==> flow/design.v <==
`default_nettype none
module as2650(
	input clk,
	input rst,
	input [7:0] bus_in,
	output [7:0] bus_out,
	output le_lo,
	output le_hi,
	output OEb,
	output WEb,
	output bus_dir,
	output IOC,
	output IOD,
	input [6:0] irqs,
	output flag,
	input sense,
	output reg [7:0] ext_io_addr,
	output reg io_bus_cyc,
	output reg io_bus_we,
	output reg [7:0] io_bus_out,
	input [7:0] io_bus_in,
	output [7:0] debug_psl,
	output [7:0] debug_psu,
	output [32:0] la_data_out,
	input wb_hidden_rom_enable,
	output reg cpu_hidden_rom_enable,
	output WE_ram
);
reg trap;
reg [7:0] irqs_latch;
wire [2:0] irq_num = irqs_latch[7] ? 3'h7 : (irqs_latch[6] ? 3'h6 : (irqs_latch[5] ? 3'h5 : (irqs_latch[4] ? 3'h4 : (irqs_latch[3] ? 3'h3 : (irqs_latch[2] ? 3'h2 : (irqs_latch[1] ? 3'h1 : 3'h0))))));
reg [7:0] regs [7:0];
reg [7:0] psu;
assign debug_psu = psu;
assign flag = psu[6];
reg [7:0] psl;
assign debug_psl = psl;
reg [15:0] stack [15:0];
wire [15:0] TOS = stack[psu[3:0] - 1];
reg [12:0] PC;
reg [2:0] page_reg; 
reg [11:0] ivectors_base;
reg [15:0] last_addr;
reg [3:0] cycle;
reg [7:0] insin;
reg [15:0] instruction_args_latch;
reg extend;
reg [1:0] warmup;
reg halted;
wire reset = rst || warmup;
reg indirect_cyc;
reg [1:0] indexed_cyc;
reg [15:0] indirect_target;
reg relative_cyc;
wire [7:0] instruction = cycle == FETCH ? bus_in : insin;
localparam FETCH = 0;
localparam PARAM1 = 1;
localparam PARAM2 = 2;
localparam DATA1 = 3;
localparam IO1 = 4;
localparam IO2 = 5;
localparam INVALID = 6;
localparam HALT = 7;
localparam EXT_IO1 = 8;
localparam EXT_IO2 = 9;
localparam EXT_IO3 = 10;
localparam EXT_IO4 = 11;
localparam INTERRUPT_ACTION1 = 12;
wire [7:0] reg_plus_1 = instr_reg_v + 1;
wire [7:0] reg_minus_1 = instr_reg_v - 1;
wire [1:0] index_control = extend ? 2'b11 : indexed_cyc;
wire [7:0] index = instr_reg_v;
wire is_data_fetch_cycle = relative_cyc || indirect_cyc || cycle == DATA1 || is_interrupt_cycle;
wire is_interrupt_cycle = cycle == INTERRUPT_ACTION1;
wire is_instr_fetch_cycle = (cycle == FETCH || cycle == PARAM1 || cycle == PARAM2) && !is_data_fetch_cycle;
wire le_lo_act = (is_instr_fetch_cycle || is_data_fetch_cycle) && (requested_addr[7:0] != last_addr[7:0] && requested_addr[15:8] == last_addr[15:8]) && !IO_cyc;
assign le_lo = le_lo_act && !reset;
wire le_hi_act = (is_instr_fetch_cycle || is_data_fetch_cycle) && (requested_addr[15:8] != last_addr[15:8]) && !IO_cyc;
assign le_hi = le_hi_act && !reset;
wire [15:0] requested_addr = (cycle == DATA1
								? (indirect_cyc || extend ? instruction_args_latch : {page_reg, instruction_args_latch[12:0]})
								: (is_instr_fetch_cycle ? {page_reg, PC} : (indirect_cyc || relative_cyc ? indirect_target : 0))
									+ (!is_instr_fetch_cycle && cycle == PARAM2 ? 1 : 0))
								+ (indexed_data1 ? index : 0);
wire write_cyc = cycle == DATA1 && is_store || (cycle == PARAM1 && relative_cyc && is_store);
assign OEb = !(((is_instr_fetch_cycle || is_data_fetch_cycle) && last_addr == requested_addr) || (IO_cyc && is_IO_READ)) || reset || write_cyc;
assign WE_ram = write_cyc && !reset && (last_addr == requested_addr);
assign WEb = !(write_cyc || (is_IO_WRITE && cycle == IO1)) || reset || (last_addr != requested_addr && !IO_cyc);
assign bus_out = is_IO_WRITE && IO_cyc ? instr_reg_v : (le_lo_act ? requested_addr[7:0] : (le_hi_act ? requested_addr[15:8] : alu_instr_reg));
assign bus_dir = !(!WEb || le_lo_act || le_hi_act || (is_IO_WRITE && IO_cyc)) || reset;
wire IO_cyc = cycle == IO1 || cycle == IO2;
assign IOC = IO_cyc && !insin[6];
assign IOD = IO_cyc && insin[6];
wire is_RETURN = (instruction[7:2] == 6'b000101 || instruction[7:2] == 6'b001101) && !extend;
wire is_DAR = instruction[7:2] == 6'b100101 && !extend;
wire is_CLR = instruction[7:2] == 6'h31 && !extend;
wire is_EXT = instruction == 8'hB7 && !extend;
wire is_HALT = instruction == 8'h40 && !extend;
wire is_NOP = instruction == 8'hC0 && !extend;
wire is_XCHG = instruction == 8'h91 && !extend;
wire is_MUL = instruction == 8'h90 && !extend;
wire is_ZBR = (instruction == 8'h9B || instruction == 8'hBB) && !extend;
wire is_BXA = (instruction == 8'h9F || instruction == 8'hBF) && !extend;
wire is_LPS = instruction[7:1] == 7'h49 && !extend;
wire is_SPS = instruction[7:1] == 7'h09 && !extend;
wire is_BRANCH = instruction[4:3] == 2'b11;
wire needs_param = (instruction[3:2] == 2'b01 || instruction[3:2] == 2'b10) && !is_RETURN && !is_DAR && !is_CLR && !is_EXT && !extend;
wire needs_2_param = instruction[3:2] == 2'b11 || (extend && instruction[3:2] == 2'b10);
wire is_indexed = ((instruction[3:2] == 2'b11 && instruction_args_latch[14:13] != 2'b00) && !is_BRANCH && !indirect_cyc && !extend) || (extend && (instruction[7:2] == 6'h03 || instruction[7:2] == 6'h33));
wire is_indirect_pre = (instruction[3:2] == 2'b10 || instruction[3:2] == 2'b11) && !indirect_cyc && !extend;
wire is_indirect_p1 = bus_in[7] && is_indirect_pre;
wire is_indirect_p2 = instruction_args_latch[15] && is_indirect_pre;
wire is_store = (instruction[7:4] == 4'hC && !is_NOP && !extend) || (instruction[7:3] == 5'h19 && extend);
wire is_COM = instruction[7:4] == 4'hE && !extend;
wire is_ALU_op = !instruction[4] && !is_store && !is_HALT && !is_COM && (!extend || instruction[3] == 1);
wire is_immediate = instruction[3:2] == 2'b01;
wire is_zero_reg = instruction[3:2] == 2'b00;
wire is_add_sub = instruction[7:5] == 3'h4 || instruction[7:5] == 3'h5;
wire is_relative = instruction[3:2] == 2'b10;
wire is_PUSH = instruction == 8'h10 && !extend;
wire is_POP = instruction == 8'h11 && !extend;
wire is_TPS = instruction[7:1] == 7'h5A && !extend;
wire is_CPS = instruction[7:1] == 7'h3A && !extend;
wire is_PPS = instruction[7:1] == 7'h3B && !extend;
wire is_RRR = instruction[7:2] == 6'h14 && !extend;
wire is_RRL = instruction[7:2] == 6'h34 && !extend;
wire is_TMI = instruction[7:2] == 6'h3D && !extend;
wire is_IO_READ = (instruction[7:2] == 6'h0C || instruction[7:2] == 6'h1C) && !extend;
wire is_IO_WRITE = (instruction[7:2] == 6'h2C || instruction[7:2] == 6'h3C) && !extend;
wire is_CPL = instruction[7:2] == 6'h38 && extend;
wire is_PSHS = instruction == 8'h10 && extend;
wire is_POPS = instruction == 8'h11 && extend;
wire is_SVB = instruction == 8'h12 && extend;
wire is_CHRP = instruction == 8'h13 && extend;
wire is_EXT_IO = (instruction[7:2] == 6'h15 || instruction[7:2] == 6'h35) && !extend;
wire is_TRAP = instruction == 8'h90 && extend;
wire is_CLRT = instruction == 8'h91 && extend;
wire is_LIR = instruction == 8'h92 && extend;
wire is_SIR = instruction == 8'h93 && extend;
wire [2:0] instr_reg_a = {psl[4], instruction[1:0]};
wire [7:0] instr_reg_v = regs[instr_reg_a];
wire [12:0] relative_eff_address_pre = PC + 1 + {bus_in[6], bus_in[6], bus_in[6], bus_in[6], bus_in[6], bus_in[6], bus_in[6:0]};
wire [15:0] relative_eff_address = {page_reg, relative_eff_address_pre};
wire is_CC_BRANCH = instruction[7:4] == 4'h1 || instruction[7:4] == 4'h3 || instruction[7:4] == 4'h9 || instruction[7:4] == 4'hB;
wire is_REG_BRANCH = !is_CC_BRANCH;
wire is_BRANCH_SUB = instruction[7:4] != 4'hF && instruction[5:4] == 2'b11;
wire [7:0] branch_compare_reg = instruction[7:4] == 4'hD ? reg_plus_1 : (instruction[7:4] == 4'hF ? reg_minus_1 : instr_reg_v);
wire should_branch = (is_CC_BRANCH && instruction[7] && psl[7:6] != instruction[1:0]) || (is_CC_BRANCH && !instruction[7] && instruction[1:0] == 2'b11) || (is_CC_BRANCH && !instruction[7] && psl[7:6] == instruction[1:0] || (is_REG_BRANCH && branch_compare_reg != 8'h00)) || is_ZBR || is_BXA;
wire [15:0] zbr_target = {(bus_in[6] ? 10'b0000000111 : 10'h000), bus_in[5:0]};
wire [2:0] r0_a = {psl[4], 2'b00};
wire [2:0] r1_a = {psl[4], 2'b01};
wire [2:0] r2_a = {psl[4], 2'b10};
wire [2:0] r3_a = {psl[4], 2'b11};
assign la_data_out = {halted, regs[r3_a], regs[r2_a], regs[r1_a], regs[r0_a]};
wire [15:0] mul_res = regs[r0_a] * regs[r1_a];
wire [7:0] rrr = psl[3] ? {psl[0], instr_reg_v[7:1]} : {instr_reg_v[0], instr_reg_v[7:1]};
wire [7:0] rrl = psl[3] ? {instr_reg_v[6:0], psl[0]} : {instr_reg_v[6:0], instr_reg_v[7]};
wire indexed_data1 = indexed_cyc && cycle == DATA1;
wire [7:0] alu_instr_reg = indexed_data1 ? regs[r0_a] : instr_reg_v;
wire [7:0] alu_input1 = is_zero_reg ? regs[r0_a] : alu_instr_reg;
wire [7:0] alu_input2 = is_zero_reg ? instr_reg_v : bus_in;
wire [2:0] alu_op = instruction[7:5];
reg [8:0] alu_next;
always @(*) begin
	case(alu_op)
		1: alu_next = {psl[0], alu_input1 ^ alu_input2};
		2: alu_next = {psl[0], alu_input1 & alu_input2};
		3: alu_next = {psl[0], alu_input1 | alu_input2};
		4: alu_next = {1'b0, alu_input1} + {1'b0, alu_input2} + {8'h00, (psl[3] && psl[0])};
		5: alu_next = {1'b0, alu_input1} + {1'b0, ~alu_input2} + {8'h00, (!psl[3] || psl[0])};
		default: alu_next = {psl[0], alu_input2};
	endcase
end
wire next_idc = alu_next[4] != alu_input1[4] ^ (instruction[7:5] == 5 ? ~alu_input2[4] : alu_input2[4]);
wire next_ovf = alu_input1[7] == alu_input2[7] && alu_next[7] != alu_input1[7];
always @(posedge clk) begin
	if(rst || (warmup != 0)) begin
		psl <= 8'h00;
		psu <= 8'h20;  
		cycle <= 4'h0;
		last_addr <= 16'hAAAA;
		insin <= 8'h00;
		instruction_args_latch <= 16'h0000;
		PC <= 13'h0000;
		extend <= 1'b0;
		warmup <= rst ? 2'b11 : warmup - 1;
		halted <= 1'b0;
		indirect_cyc <= 1'b0;
		indirect_target <= 16'h0000;
		relative_cyc <= 1'b0;
		regs[0] <= 8'h00;
		regs[1] <= 8'h00;
		regs[2] <= 8'h00;
		regs[3] <= 8'h00;
		regs[4] <= 8'h00;
		regs[5] <= 8'h00;
		regs[6] <= 8'h00;
		regs[7] <= 8'h00;
		indexed_cyc <= 2'b00;
		page_reg <= 3'b000;
		ivectors_base <= 12'h000;
		chirp_ptr <= 3'b000;
		ext_io_addr <= 8'h00;
		io_bus_cyc <= 1'b0;
		io_bus_we <= 1'b0;
		io_bus_out <= 8'h00;
		trap <= 1'b0;
		cpu_hidden_rom_enable <= wb_hidden_rom_enable;
	end else begin
		psu[7] <= sense;
		if(psl[4]) regs[3'b000] <= regs[3'b100];
		else regs[3'b100] <= regs[3'b000];
		if(le_lo_act) last_addr[7:0] <= requested_addr[7:0];
		if(le_hi_act) last_addr[15:8] <= requested_addr[15:8];
		if(cycle == FETCH) begin
			indirect_cyc <= 1'b0;
			relative_cyc <= 1'b0;
			indexed_cyc <= 2'b00;
			instruction_args_latch <= 16'h0000;
			if(last_addr == requested_addr) begin
				PC <= PC + 1;
				insin <= bus_in;
				if(is_LIR) begin
					instruction_args_latch <= {regs[r3_a], regs[r2_a]};
					cycle <= DATA1;
					extend <= 1'b0;
					insin <= 8'h0C;
				end else if(is_SIR) begin
					instruction_args_latch <= {regs[r3_a], regs[r2_a]};
					cycle <= DATA1;
					extend <= 1'b0;
					insin <= 8'hCC;
				end else if(needs_param || needs_2_param) begin
					if(is_BRANCH && !should_branch) begin
						PC <= PC + (needs_2_param ? 3 : 2);
						cycle <= FETCH;
						if(is_REG_BRANCH) regs[instr_reg_a] <= branch_compare_reg;
					end else cycle <= PARAM1;
				end else begin
					if(is_HALT) halted <= 1'b1;
					extend <= is_EXT;
					if(is_CPL) begin
						regs[instr_reg_a] <= ~instr_reg_v;
					end
					if(is_TRAP) begin
						trap <= 1'b1;
					end
					if(is_CLRT) begin
						trap <= 1'b0;
					end
					if(is_XCHG) begin
						regs[r0_a] <= regs[r1_a];
						regs[r1_a] <= regs[r0_a];
					end
					if(is_PUSH) begin
						stack[psu[3:0]] <= {regs[r1_a], regs[r0_a]};
						psu[3:0] <= psu[3:0] + 1;
					end
					if(is_POP) begin
						regs[r0_a] <= TOS[7:0];
						regs[r1_a] <= TOS[15:8];
						psu[3:0] <= psu[3:0] - 1;
					end
					if(is_PSHS) begin
						stack[psu[3:0]] <= {psu, psl};
						psu[3:0] <= psu[3:0] + 1;
					end
					if(is_POPS) begin
						psl <= TOS[7:0];
						psu <= {TOS[15:12], psu[3:0] - 4'b0001};
					end
					if(is_SVB) begin
						ivectors_base <= {regs[r1_a], regs[r0_a][7:4]};
					end
					if(is_CHRP) begin
						regs[r0_a] <= {1'b0, chirpchar};
						chirp_ptr <= chirp_ptr + 1;
						psl[7:6] <= 2'b01;
					end
					if(is_CLR) begin
						regs[instr_reg_a] <= 8'h00;
					end
					if(is_RETURN) begin
						if(instruction[1:0] == 2'b11 || instruction[1:0] == psl[7:6]) begin
							PC <= TOS[12:0];
							page_reg <= TOS[15:13];
							psu[3:0] <= psu[3:0] - 1;
							if(instruction[5]) psu[5] <= 1'b0;
						end
					end
					if(is_MUL) begin
						regs[r0_a] <= mul_res[7:0];
						regs[r1_a] <= mul_res[15:8];
						psl[7:6] <= mul_res > 32767 ? 'b10 : (mul_res != 0 ? 'b01 : 'b00);
					end
					if(is_COM && is_zero_reg) begin
						perform_compare(regs[r0_a], regs[instr_reg_a]);
					end else if(is_ALU_op && is_zero_reg) begin
						perform_alu_op(r0_a);
					end else if(is_store && !is_NOP && is_zero_reg) begin
						regs[instr_reg_a] <= regs[r0_a];
						set_cc_for(regs[r0_a]);
					end 
					if(is_DAR) begin
						regs[instr_reg_a] <= {regs[instr_reg_a][7:4] + (psl[0] ? 4'h0 : 4'hA), regs[instr_reg_a][3:0] + (psl[5] ? 4'h0 : 4'hA)};
					end 
					if(is_RRR) begin
						if(psl[3]) begin
							psl[0] <= instr_reg_v[0];
							psl[5] <= instr_reg_v[6];
						end
						set_cc_for(rrr);
						regs[instr_reg_a] <= rrr;
					end 
					if(is_RRL) begin
						if(psl[3]) begin
							psl[0] <= instr_reg_v[7];
							psl[5] <= instr_reg_v[4];
						end
						set_cc_for(rrl);
						regs[instr_reg_a] <= rrl;
					end
					if(is_LPS) begin
						if(instruction[0]) psl <= regs[r0_a];
						else psu <= regs[r0_a];
					end
					if(is_SPS) begin
						if(instruction[0]) begin
							regs[r0_a] <= psl;
							set_cc_for(psl);
						end else begin
							regs[r0_a] <= psu;
							set_cc_for(psu);
						end
					end
					cycle <= is_HALT ? HALT : (is_IO_READ || is_IO_WRITE ? IO1 : FETCH);
				end
			end
		end
		if(cycle == PARAM1) begin
			if(last_addr == requested_addr) begin
				if(is_instr_fetch_cycle) PC <= PC + 1;
				if(is_immediate || relative_cyc) begin
					if(is_store) begin
					end else if(is_ALU_op) begin
						perform_alu_op(instr_reg_a);
					end else begin
						if(is_TPS) begin
							if(((instruction[0] ? psl : psu) & bus_in) == bus_in) psl[7:6] <= 2'b00;
							else psl[7:6] <= 2'b01;
						end
						if(is_CPS) begin
							if(instruction[0]) psl <= psl & ~bus_in;
							else psu <= psu & ~bus_in;
						end
						if(is_PPS) begin
							if(instruction[0]) psl <= psl | bus_in;
							else psu <= psu | bus_in;
						end
						if(is_EXT_IO) begin
							ext_io_addr <= bus_in;
						end
						if(is_COM) begin
							perform_compare(alu_instr_reg, bus_in);
						end
						if(is_TMI) begin
							if((instr_reg_v & bus_in) == instr_reg_v) psl[7:6] <= 2'b00;
							else psl[7:6] <= 2'b01;
						end
					end
					cycle <= is_EXT_IO ? EXT_IO1 : FETCH;
					extend <= 1'b0;
					relative_cyc <= 1'b0;
				end else if(needs_2_param || indirect_cyc) begin
					cycle <= PARAM2;
				end else if(is_relative && is_indirect_p1) begin
					indirect_target <= is_ZBR ? zbr_target : relative_eff_address;
					indirect_cyc <= 1'b1;
				end else if(is_relative && !is_indirect_p1) begin
					if(is_BRANCH) begin
						if(is_ZBR) perform_branch(zbr_target);
						else perform_branch(relative_eff_address);
						extend <= 1'b0;
						cycle <= FETCH;
					end else begin
						relative_cyc <= 1'b1;
						indirect_target <= relative_eff_address;
					end
				end
				instruction_args_latch[15:8] <= bus_in;
			end
		end
		if(cycle == PARAM2) begin
			if(last_addr == requested_addr) begin
				if(is_instr_fetch_cycle) PC <= PC + 1;
				if(!indirect_cyc && instruction_args_latch[14:13] != 2'b00 && !is_BRANCH) begin
					indexed_cyc <= is_indexed ? instruction_args_latch[14:13] : 2'b00;
					regs[instr_reg_a] <= !is_indexed || instruction_args_latch[14:13] == 2'b11 || extend ? regs[instr_reg_a] : (instruction_args_latch[14:13] == 2'b01 ? reg_plus_1 : reg_minus_1);
				end
				if(is_indirect_p2 && !indirect_cyc) begin
					indirect_cyc <= 1'b1;
					indirect_target <= is_BRANCH ? {page_reg[2], instruction_args_latch[14:8], bus_in} : {page_reg, instruction_args_latch[12:8], bus_in};
					cycle <= PARAM1;
				end else if(is_BRANCH) begin
					if(instruction == 8'h1F) begin
						cpu_hidden_rom_enable <= 1'b0;
					end
					perform_branch((indirect_cyc || extend ? {instruction_args_latch[15:8], bus_in} : {page_reg[2], instruction_args_latch[14:8], bus_in}) + (is_BXA ? {8'h00, regs[r3_a]} : 16'h0000));
					cycle <= FETCH;
					extend <= 1'b0;
				end else cycle <= DATA1;
				instruction_args_latch[7:0] <= bus_in;
			end
		end
		if(cycle == DATA1) begin
			if(last_addr == requested_addr) begin
				indirect_cyc <= 1'b0;
				indexed_cyc <= 2'b00;
				instruction_args_latch <= 16'h0000;
				if(is_store) begin
				end else if(is_COM) begin
					perform_compare(alu_instr_reg, bus_in);
				end else if(is_ALU_op) begin
					perform_alu_op(indexed_data1 ? r0_a : instr_reg_a);
				end
				cycle <= FETCH;
				extend <= 1'b0;
			end
		end
		if(cycle == IO1) begin
			cycle <= IO2;
		end
		if(cycle == IO2) begin
			if(is_IO_READ) begin
				regs[instr_reg_a] <= bus_in;
				psl[7:6] <= bus_in > 127 ? 2'b10 : (bus_in == 0 ? 2'b00 : 2'b01);
			end
			cycle <= FETCH;
		end
		if(cycle == EXT_IO1) begin
			io_bus_cyc <= 1'b0;
			io_bus_out <= instr_reg_v;
			io_bus_we <= instruction[7];
			cycle <= EXT_IO2;
		end
		if(cycle == EXT_IO2) begin
			io_bus_cyc <= 1'b1;
			cycle <= EXT_IO3;
		end
		if(cycle == EXT_IO3) begin
			cycle <= EXT_IO4;
		end
		if(cycle == EXT_IO4) begin
			io_bus_cyc <= 1'b0;
			if(!instruction[7]) begin
				regs[instr_reg_a] <= io_bus_in;
				set_cc_for(io_bus_in);
			end
			io_bus_we <= 1'b0;
			cycle <= FETCH;
		end
		if(cycle == INTERRUPT_ACTION1) begin
			insin <= 8'h3F;
			indirect_cyc <= 1'b1;
			indirect_target <= {ivectors_base, irq_num, 1'b0};
			psu[5] <= 1'b1;
			cycle <= PARAM1;
		end
		if(cycle == HALT || (cycle == FETCH && last_addr != requested_addr)) begin
			if(irqs != 0 && !psu[5]) begin
				irqs_latch <= {irqs[6], irqs[5], irqs[4], trap, irqs[3], irqs[2], irqs[1], irqs[0]};
				cycle <= INTERRUPT_ACTION1;
			end
		end
	end
end
task set_cc_for(input [7:0] val);
	begin
		psl[7:6] <= val > 127 ? 'b10 : (val != 0 ? 'b01 : 'b00);
	end
endtask
task perform_alu_op(input [2:0] targ_reg);
	begin
		regs[targ_reg] <= alu_next[7:0];
		psl[0] <= alu_next[8];
		set_cc_for(alu_next[7:0]);
		if(is_add_sub) begin
			psl[5] <= next_idc;
			psl[2] <= next_ovf;
		end
	end
endtask
task perform_compare(input [7:0] in1, input [7:0] in2);
	begin
		if(in1 == in2) psl[7:6] <= 2'b00;
		else if(psl[1] || in1[7] == in2[7]) begin
			if(in1 > in2) psl[7:6] <= 2'b01;
			else if(in1 < in2) psl[7:6] <= 2'b10;
		end else psl[7:6] <= in1[7] ? 2'b10 : 2'b01;
	end
endtask
task perform_branch(input [15:0] target);
	begin
			if(is_BRANCH_SUB) begin
				stack[psu[3:0]] <= {page_reg, indirect_cyc || is_interrupt_cycle ? PC : PC + 13'h0001};
				psu[3:0] <= psu[3:0] + 1;
			end
			PC <= target[12:0];
			page_reg <= target[15:13];
			if(is_REG_BRANCH) regs[instr_reg_a] <= branch_compare_reg;
	end
endtask
reg [2:0] chirp_ptr;
reg [6:0] chirpchar;
always @(*) begin
	case(chirp_ptr)
		0: chirpchar = 7'h43;
		1: chirpchar = 7'h68;
		2: chirpchar = 7'h69;
		3: chirpchar = 7'h72;
		4: chirpchar = 7'h70;
		5: chirpchar = 7'h21;
		6: chirpchar = 13;
		7: chirpchar = 10;
	endcase
end
endmodule
Step by step through the tools: as2650
The steps from the RTL of as2650 to its reports follow in flow order.
Line numbers count from 1 in the design file above.
Operators: Yosys type, input widths -> output width; for muxes data width and select width s.
Library cell names are shortened.
A cell with - has no value.

design
  top = as2650
  clock port = clk
  library = sky130hd
  corner = tt_025C_1v80

Word level
Source: Yosys, flattened and elaborated, memories not mapped. Widths are those after wreduce. Print and check cells do not count.
Memory sizes are those after Yosys's memory passes, which may raise the word count (mostly to a power of two), join words into wider ones and drop unused or constant bits.

bit counts
  memory cells = 3
  ROM bits = 56
  output and inout bits = 85
  input port bits = 27
  memory bits (writable) = 320
  flip-flop bits (word level) = 143

memory list
  memory            words  width  line  source
  stack             16     16     38    reg [15:0] stack [15:0];
  regs              8      8      32    reg [7:0] regs [7:0];
  (name not given)  8      7      516   case(chirp_ptr)

cells by class
  $add $sub $neg = 20
  bitwise operators = 45
  muxes and demuxes = 928
  multiply operators = 1
  equality and inequality tests = 89
  $lt $le $gt $ge = 13
  reductions and logical operators = 216

operators by type and width
  operator               count
  $mux 8                 221
  $mux 16                59
  $mux 1                 431
  $mux 13                23
  $mux 4                 57
  $mux 2                 90
  $mul 8x8->16           1
  $mux 3                 42
  $logic_and 1x1->1      97
  $eq 8x8->1 const B     10
  $gt 8x7->1 const B     8
  $reduce_bool 8->1      8
  $logic_or 1x1->1       54
  $eq 6x6->1 const B     9
  $pmux 9 s5             1
  $eq 4x4->1 const B     11
  $eq 8x5->1 const B     5
  $eq 8x8->1             5
  $and 8x8->8            5
  $add 16x8->16          2
  $reduce_and 6->1       5
  $logic_not 1->1        28
  $add 13x1->13 const B  2
  $or 1x1->1             25
  $or 8x8->8             3
  $not 8->8              3
  $reduce_bool 2->1      10
  $eq 6x5->1 const B     3

Not listed: further kinds 57, cells in them 94.

Depth
Depth = most cells in a row (Yosys ltp): at word level without a register or memory, in the mapped netlist without a sequential cell, where the memories' decode and read muxes count.

depth
  depth in word-level cells = 54
  ABC_AREA = 0
  mapped depth = 32
  mapped depth without buffers = 27

Mapped cells and area
The flow's flattened synthesis, as Yosys stat reports it; memories are mapped. The netlist is that of the ABC_AREA named above (0 if unset); the other value can give another one.

cell types
  cell      count
  edfxtp_1  330
  dfxtp_1   147
  ha_1      128
  mux4_2    70
  nor2_1    421
  a21oi_1   299
  nand2_1   360
  mux2i_1   109
  o21ai_0   205
  fa_1      43
  xnor2_1   89
  clkbuf_1  194
  inv_1     173
  nand3_1   124
  mux2_2    48
  o211ai_1  67
  nor3_1    96
  a211oi_1  62

Other cell types: 74; their cells: 813.

synthesis totals
  synthesis area = 0.034144 mm2
  mapped cells = 3778
  area of sequential cells = 0.0128523 mm2
  buffers = 242
  mapped flip-flops = 477

Timing after synthesis
Path of least setup slack by OpenSTA after synthesis, without wires, with an ideal clock, recovery checks aside; 20% of the period is set as input and as output delay. Where synthesis merged equal registers, the netlist keeps one of their names.

path after synthesis
  path kind = input port to output port
  start = in bus_in[0]
  end = out bus_out[5]
  period = 16.0 ns
  data arrival time = 8.417 ns
  path slack = 4.383 ns
  external output delay = 3.200 ns
  stages on the path = 23
  time at the first pin = 3.200 ns
  path delay = 5.217 ns
  synthesis period reached = 11.617 ns

"path delay" is the arrival time less input delay plus setup time.
A path that ends at an output port has no setup time.
"stages on the path": output pins that drive a net of the path, with the launching flip-flop's if there is one; two outputs of one cell count as two.
"synthesis period reached" = period - worst setup slack (recovery checks aside). The figure is calculated, with input and output delays left at 20% of the set period.
Between the ends stands the longest chain of elaborated cells between them, by number of cells; it is not shown to be the way that was timed. Of several equally long chains one is given.
Each line given opens the expression or statement behind the cell; cells for indexed reads and writes are added by Yosys, which also makes memories of some case tables.
The chain passes a memory read, where the word-level depth is cut; so it can be longer than that depth.

on the way, after synthesis
  path through = mux2_2 -> mux4_2 -> mux2i_1 -> clkbuf_1 -> buf_1 -> nor2_1 -> ha_1 -> o21ai_0 -> o21a_1 -> o31ai_1 -> o31ai_1 -> nor3_1 -> xnor3_1 -> and3b_1 -> and4_1 -> buf_2 -> buf_1 -> nor2_1 -> buf_2 -> nand2_1 -> o211ai_1 -> o211ai_1 -> o21ai_0
  cells in the longest elaborated chain = 10
  elaborated cells on any way between the ends = 16
  RTL lines with such cells = 8
  classes of those cells = 1 x add/sub; 3 x eq/ne; 6 x mux; 5 x reduce/logical; 1 x memory

RTL lines, path after synthesis
  what                  line  source
  start: declaration    5     input [7:0] bus_in,
  $mux 8                55    wire [7:0] instruction = cycle == FETCH ? bus_in : insin;
  $mem_v2 8x8           32    reg [7:0] regs [7:0];
  $mux 8                84    + (indexed_data1 ? index : 0);
  $add 16x8->16         80    wire [15:0] requested_addr = (cycle == DATA1
  $ne 8x8->1            78    wire le_hi_act = (is_instr_fetch_cycle || is_data_fetch_cycle) && (requested_addr[15:8] != last_addr[15:8]) && ...
  $logic_and 1x1->1 x2  78
  $mux 8 x3             89    assign bus_out = is_IO_WRITE && IO_cyc ? instr_reg_v : (le_lo_act ? requested_addr[7:0] : (le_hi_act ? request ...
  end: declaration      6     output [7:0] bus_out,

Worst path after layout
Path of least setup slack in the final report of flow run A (OpenROAD, finished layout, wires in). Where an end is a register, its clock arrival counts in the times.

path post-layout
  path kind = input port to output port
  start = in bus_in[0]
  end = out bus_out[4]
  period = 14.6 ns
  data arrival time = 11.24 ns
  external output delay = 2.92 ns
  stages on the path = 24
  time at the first pin = 2.92 ns
  path slack = 0.44 ns

Between the ends stands the longest chain of elaborated cells between them, by number of cells; it is not shown to be the way that was timed. Of several equally long chains one is given.
The chain passes a memory read, where the word-level depth is cut; so it can be longer than that depth.

on the way, post-layout
  path through = clkdlybuf4s50_1 -> mux2_2 -> mux4_2 -> mux2i_1 -> buf_4 -> clkinv_1 -> buf_4 -> nand2b_1 -> inv_1 -> ha_1 -> a211oi_1 -> o21a_1 -> o31ai_1 -> a311oi_1 -> o31ai_1 -> xor2_1 -> o211a_1 -> nand4_1 -> nor3_1 -> nand2_1 -> nand2_1 -> a21oi_1 -> a41oi_1 -> clkdlybuf4s50_1
  cells in the longest elaborated chain = 10
  elaborated cells on any way between the ends = 16
  RTL lines with such cells = 8
  classes of those cells = 1 x add/sub; 3 x eq/ne; 6 x mux; 5 x reduce/logical; 1 x memory

RTL lines, path post-layout
  what                  line  source
  start: declaration    5     input [7:0] bus_in,
  $mux 8                55    wire [7:0] instruction = cycle == FETCH ? bus_in : insin;
  $mem_v2 8x8           32    reg [7:0] regs [7:0];
  $mux 8                84    + (indexed_data1 ? index : 0);
  $add 16x8->16         80    wire [15:0] requested_addr = (cycle == DATA1
  $ne 8x8->1            78    wire le_hi_act = (is_instr_fetch_cycle || is_data_fetch_cycle) && (requested_addr[15:8] != last_addr[15:8]) && ...
  $logic_and 1x1->1 x2  78
  $mux 8 x3             89    assign bus_out = is_IO_WRITE && IO_cyc ? instr_reg_v : (le_lo_act ? requested_addr[7:0] : (le_hi_act ? request ...
  end: declaration      6     output [7:0] bus_out,

Some nets on the timed path still bear RTL names; the line given drives or declares the net.

nets with RTL names, path post-layout
  signal    line  source
  index[1]  141   wire [7:0] instr_reg_v = regs[instr_reg_a];

Measured data: module as2650, platform sky130hd, 5 stored runs of the flow under differing settings, order arbitrary. Input and output delays are each 20% of the period that was set; the output load is 0.01 pF.
"period reached" = clock period - worst setup slack. The figure is calculated, with input and output delays left at 20% of the set period.
"time used up by the worst setup path" is the time allowed to the run's worst setup path (the clock period less input and output delay, where it has them) less its slack. Clock arrival times count: a late capture clock shortens it, a late launch clock lengthens it.
Settings: - = not set for that run.
Among the results, - means that no value is shown for the run.

item                                       flow run A                 flow run B                 flow run C  flow run D  flow run E
CORE_UTILIZATION                           49                         40                         64          63          31
period_ns                                  14.6                       15.8                       16.0        14.3        16.2
CAP_MARGIN                                 20                         20                         20          30          30
CORE_MARGIN                                2                          2                          2           5           5
SLEW_MARGIN                                20                         20                         25          15          15
ABC_AREA                                   -                          -                          1           1           -
CELL_PAD_IN_SITES_GLOBAL_PLACEMENT         -                          -                          3           -           -
CTS_CLUSTER_SIZE                           -                          -                          24          48          -
GPL_TIMING_DRIVEN                          -                          -                          1           0           0
HOLD_SLACK_MARGIN                          -                          -                          0.16        0.12        -
PLACE_DENSITY_LB_ADDON                     -                          -                          0.02        0.27        0.27
CELL_PAD_IN_SITES_DETAIL_PLACEMENT         -                          -                          -           2           1
CORE_ASPECT_RATIO                          -                          -                          -           0.67        1.12
GPL_ROUTABILITY_DRIVEN                     -                          -                          -           0           -
MAX_ROUTING_LAYER                          -                          -                          -           met4        met4
MIN_ROUTING_LAYER                          -                          -                          -           met1        met1
SETUP_SLACK_MARGIN                         -                          -                          -           1.66        0.98
utilization (%)                            56.1                       46.0                       -           -           36.7
period reached (ns)                        14.164                     14.471                     -           -           14.801
die area (mm2)                             0.0718079                  0.0877137                  -           -           0.116891
worst setup slack after layout (ns)        0.436                      1.329                      -           -           1.399
synthesized cell area (mm2)                0.034144                   0.034144                   -           -           0.034144
time used up by the worst setup path (ns)  8.32                       8.15                       -           -           8.32
worst path kind                            input port to output port  input port to output port  -           -           input port to output port

Flow run C: no final report: placement broke off with FLW-0024
Flow run D: no final report: placement broke off with a tool error
